==> flow/design.v <==
module pg_0 (
    input logic a,
    input logic b,
    output logic p,
    output logic g
);
assign p = a ^ b;
assign g = a & b;
endmodule
module pg_1plus (
    input logic pi_cur,
    input logic gi_cur,
    input logic pi_prev,
    input logic gi_prev,
    output logic pout,
    output logic gout
);
assign pout = pi_cur & pi_prev;
assign gout = gi_cur | (pi_cur & gi_prev);
endmodule
module ks_add #(
    parameter N = 64
)
(
    input  logic         clk,
    input  logic         rstn_,
    input  logic         en,
    input  logic [N-1:0] a,
    input  logic [N-1:0] b,
    output logic [N-1:0] out
);
    localparam int stages = $clog2(N) + 1;
    function automatic integer log2_arr(input integer x);
        integer k;
        begin
            log2_arr = 0;
            for (k = 1; k < 31; k = k + 1)
                if (x >= (1 << k)) log2_arr = k;
        end
    endfunction
    genvar i;
    generate
        for (i = 0; i < stages; i++) begin : gen_pg
            logic [(N-(2**(i-1)))-1:0] g_reg_array;
            logic [(N-(2**(i-1)))-1:0] p_reg_array;
            logic [(N-(2**(i-1)))-1:0] p_out_array;
            logic [(N-(2**(i-1)))-1:0] g_out_array;
        end
    endgenerate
    genvar j;
    generate
        for (j = 0; j < stages; j++) begin : reg_assign
            always_ff @( posedge clk ) begin
                if ( !rstn_ ) begin
                    gen_pg[j].g_reg_array <= 0;
                    gen_pg[j].p_reg_array <= 0;
                end
                else if ( en ) begin
                    gen_pg[j].g_reg_array <= gen_pg[j].g_out_array;
                    gen_pg[j].p_reg_array <= gen_pg[j].p_out_array;
                end
                else begin
                    gen_pg[j].g_reg_array <= gen_pg[j].g_reg_array;
                    gen_pg[j].p_reg_array <= gen_pg[j].p_reg_array;
                end
            end
        end
    endgenerate
    genvar step;
    generate 
        for (i = 0; i < N; i++) begin
            pg_0 step0(a[i], b[i], gen_pg[0].p_out_array[i], gen_pg[0].g_out_array[i]);
        end
        for (step = 1; step <= stages; step++) begin
            for (i = 0; i < N-2**(step-1); i++) begin 
                if (step == 1) begin
                    pg_1plus stepn(gen_pg[0].p_reg_array[i+1],  
                                 gen_pg[0].g_reg_array[i+1], 
                                 gen_pg[0].p_reg_array[i], 
                                 gen_pg[0].g_reg_array[i], 
                                 gen_pg[step].p_out_array[i], 
                                 gen_pg[step].g_out_array[i]);
                end
                if (step > 1) begin
                    if (i==0) begin
                        pg_1plus stepn(gen_pg[step-1].p_reg_array[i+2**(step-2)],  
                                 gen_pg[step-1].g_reg_array[i+2**(step-2)], 
                                 gen_pg[0].p_reg_array[0], 
                                 gen_pg[0].g_reg_array[0], 
                                 gen_pg[step].p_out_array[0], 
                                 gen_pg[step].g_out_array[0]);
                    end
                    else if (i < 2**(step-2)) begin 
                        pg_1plus stepn(gen_pg[step-1].p_reg_array[i+2**(step-2)],                                         
                                 gen_pg[step-1].g_reg_array[i+2**(step-2)],                                            
                                 gen_pg[log2_arr(i)+1].p_reg_array[i-2**(log2_arr(i))], 
                                 gen_pg[log2_arr(i)+1].g_reg_array[i-2**(log2_arr(i))],
                                 gen_pg[step].p_out_array[i], 
                                 gen_pg[step].g_out_array[i]);
                    end
                    else begin  
                        pg_1plus stepn(gen_pg[step-1].p_reg_array[i+2**(step-2)],  
                                 gen_pg[step-1].g_reg_array[i+2**(step-2)], 
                                 gen_pg[step-1].p_reg_array[i-2**(step-2)], 
                                 gen_pg[step-1].g_reg_array[i-2**(step-2)], 
                                 gen_pg[step].p_out_array[i], 
                                 gen_pg[step].g_out_array[i]);
                    end
                end
            end
        end
    endgenerate
    generate
        for (i = 0; i < N; i++) begin
            if ( i==0 ) begin
                assign out[0] = gen_pg[0].p_reg_array[0];
            end
            else if ( i==1 ) begin
                assign out[1] = gen_pg[0].p_reg_array[1] ^ gen_pg[0].g_reg_array[0];
            end
            else if (i <= N/2) begin  
                assign out[i] = (gen_pg[0].p_reg_array[i]) ^ (gen_pg[log2_arr(i-1)+1].g_reg_array[(i-1)-2**log2_arr(i-1)]); 
            end
            else begin
                assign out[i] = gen_pg[0].p_reg_array[i] ^ gen_pg[stages-1].g_reg_array[(i-1)-(N/2)]; 
            end
        end
    endgenerate
endmodule
---- From RTL to reports: ks_add ----
The steps from the RTL of ks_add to its reports follow in flow order.
Line numbers count from 1 in the design file above.
Operators carry their Yosys type and port widths (W data, S select, Z words).
Library cell names are shortened.
The mark - stands for no value.
design
  top module .............................. ks_add
  clock input ............................. clk
  library ................................. sky130hd
  timing corner ........................... tt_025C_1v80

---- Word level ----
Yosys after proc, flatten, opt, wreduce and memory -nomap, before mapping. Enables and synchronous resets that opt folds into registers are not counted as muxes. Memory bits, and registers merged into a memory's read port (data or address), are not among the register bits. Print and check cells are not counted. Equal cells are merged and count once.
cells by class
  bitwise operators ....................... 1,120
operators by type and width
  kind           count
  $and A1 B1 Y1  673
  $or A1 B1 Y1   320
  $xor A1 B1 Y1  127
storage and ports
  register bits after elaboration ......... 737

---- Depth ----
Depth = most cells in a row (Yosys ltp): at word level without a register or memory, in the mapped netlist without a sequential cell, where the memories' decode and read muxes count.
logic depth
  depth in word-level cells ............... 2
  ABC_AREA ................................ 1
  gate-level depth with buffers ........... 8
  mapped depth without buffers ............ 5

---- Mapped cells and area ----
The flow's flattened synthesis, as Yosys stat reports it; memories are mapped. The netlist is that of the ABC_AREA named above (0 if unset); the other value can give another one.
Totals and module areas in this step are rounded.
mapped netlist
  cells in the netlist .................... 3,807
  chip area (Yosys) ....................... 28,580 sq um
  mapped flip-flops ....................... 695
  buffers ................................. 247
cell types
  cell type  count
  dfxtp_1    695
  nand2_1    848
  a21oi_1    590
  nand3_1    380
  o21ai_0    305
  nor2_1     397
  inv_1      214
  ha_1       64
  xor2_1     62
  buf_4      51
  buf_2      75
  clkbuf_1   88
  buf_6      29
  clkbuf_2   3
  o21ai_1    2
  clkbuf_4   1
  inv_4      1
  nor3_1     1
  inv_2      1

---- Timing after synthesis ----
OpenSTA on the mapped netlist: ideal clock, no wires. The path of least setup slack (recovery checks aside). Input and output delay are each 20% of the period. Register names are those of the netlist, which keeps one name where synthesis merged equal registers.
timing post-synthesis
  path kind ............................... input to register
  start ................................... input port en
  end ..................................... register (no name shown)
  clock period ............................ 2.0 ns
  external input delay .................... 0.400 ns
  launch time at the first pin ............ 0.400 ns
  arrival ................................. 1.173 ns
  required time ........................... 1.868 ns
  path slack .............................. 0.695 ns
  path delay .............................. 0.905 ns
  driving pins on the path ................ 7
  buffers on the path ..................... 3
  period reached after synthesis .......... 1.305 ns
"path delay" = arrival - input delay + setup time.
"driving pins on the path" counts driving pins, that of a launching flip-flop among them; a cell with two outputs on the path counts twice.
"period reached after synthesis" is the clock period less the worst setup slack; recovery checks do not enter. This is arithmetic on one report: input and output delays are still those of the set period (20% each).
on the way, post-synthesis
  cell sequence ........................... buf_4 > inv_4 > buf_4 > clkbuf_1 > nand2_1 > nand2_1 > a21oi_1
ends and longest elaborated chain, post-synthesis
  what                line  text
  start: declaration  27    input  logic         en,
No chain of elaborated cells between the ends is given.

---- Worst path after layout ----
From the final timing report of run 1: the path of least setup slack in the routed layout; clock arrival at registers is part of the times.
timing post-layout
  path kind ............................... register to output
  start ................................... register (no name shown)
  end ..................................... output port out[27]
  clock period ............................ 2.94 ns
  output delay ............................ 0.59 ns
  launch time at the first pin ............ 0.62 ns
  arrival ................................. 2.17 ns
  required time ........................... 2.35 ns
  path slack .............................. 0.19 ns
  driving pins on the path ................ 3
  buffers on the path ..................... 1
Between the ends stands the longest chain of elaborated cells between them, by number of cells; it is not shown to be the way that was timed. Of several equally long chains one is given.
Each line given opens the expression or statement behind the cell; cells for indexed reads and writes are added by Yosys, which also makes memories of some case tables.
on the way, post-layout
  cell sequence ........................... dfxtp_1 > xor2_1 > clkdlybuf4s50_1
  length of the longest elaborated chain .. 1
ends and longest elaborated chain, post-layout
  what              line  text
  $xor A1 B1 Y1     122   assign out[i] = (gen_pg[0].p_reg_array[i]) ^ (gen_pg[log2_arr(i-1)+1].g_reg_array[(i-1)-2**log2_arr(i-1)]);
  end: declaration  30    output logic [N-1:0] out

# Flow runs of ks_add

Measured results for ks_add: 3 stored runs of the Yosys and OpenROAD flow on sky130hd. The settings differ; the order carries no meaning. The constraints put input and output delay at 20% of the set period each and load the outputs with 0.01 pF.
"clock period reached": clock period set for the run, less the worst setup slack. It is reckoned from that one timing run; input and output delays stay at 20% of the period that was set.
"critical setup path time" = time allowed to the worst setup path (clock period - input delay - output delay, where it has them) - its slack; a late launch clock adds to it, a late capture clock takes from it.
"total power of the final layout" rests on the timing tool's default activity at the inputs, not on a simulated workload.
Values from the reports are rounded here.

---- run 1 ----
settings
  ABC_AREA = 1
  CORE_UTILIZATION = 23
  PLACE_DENSITY_LB_ADDON = 0.15
  TNS_END_PERCENT = 90
  period_ns = 2.94
  CAP_MARGIN = 20
  CORE_MARGIN = 2
  SLEW_MARGIN = 20
results
  total negative slack on setup checks .... 0.000 ns
  final design utilization ................ 28.0%
  worst setup slack after layout .......... 0.185 ns
  clock period reached .................... 2.755 ns
  total power of the final layout ......... 22,510 µW
  cell area after synthesis ............... 28,580 sq um
  critical setup path time ................ 2.17 ns
  kind of the worst setup path ............ register to output
  worst hold slack in the final report .... 0.381 ns
  area inside the die boundary ............ 127,100 sq um
  standard-cell area after routing ........ 34,520 sq um

---- run 2 ----
settings
  ABC_AREA = 1
  CELL_PAD_IN_SITES_DETAIL_PLACEMENT = 1
  CELL_PAD_IN_SITES_GLOBAL_PLACEMENT = 3
  CORE_MARGIN = 5
  CORE_UTILIZATION = 55
  CTS_CLUSTER_SIZE = 30
  GPL_ROUTABILITY_DRIVEN = 1
  PLACE_DENSITY = 0.37
  period_ns = 1.11
  CAP_MARGIN = 20
  SLEW_MARGIN = 20
results
  unfinished; error GPL-0301 in placement

---- run 3 ----
settings
  ABC_AREA = 1
  CAP_MARGIN = 30
  CORE_ASPECT_RATIO = 0.91
  CORE_UTILIZATION = 36
  CTS_CLUSTER_DIAMETER = 110
  GPL_ROUTABILITY_DRIVEN = 1
  GPL_TIMING_DRIVEN = 1
  MAX_ROUTING_LAYER = met4
  PLACE_DENSITY_LB_ADDON = 0.05
  TNS_END_PERCENT = 80
  period_ns = 2.0
  CORE_MARGIN = 2
  SLEW_MARGIN = 20
results
  total negative slack on setup checks .... 0.000 ns
  final design utilization ................ 44.1%
  worst setup slack after layout .......... 0.045 ns
  clock period reached .................... 1.955 ns
  total power of the final layout ......... 33,210 µW
  cell area after synthesis ............... 28,580 sq um
  critical setup path time ................ 1.56 ns
  kind of the worst setup path ............ register to output
  worst hold slack in the final report .... 0.231 ns
  area inside the die boundary ............ 81,650 sq um
  standard-cell area after routing ........ 34,660 sq um
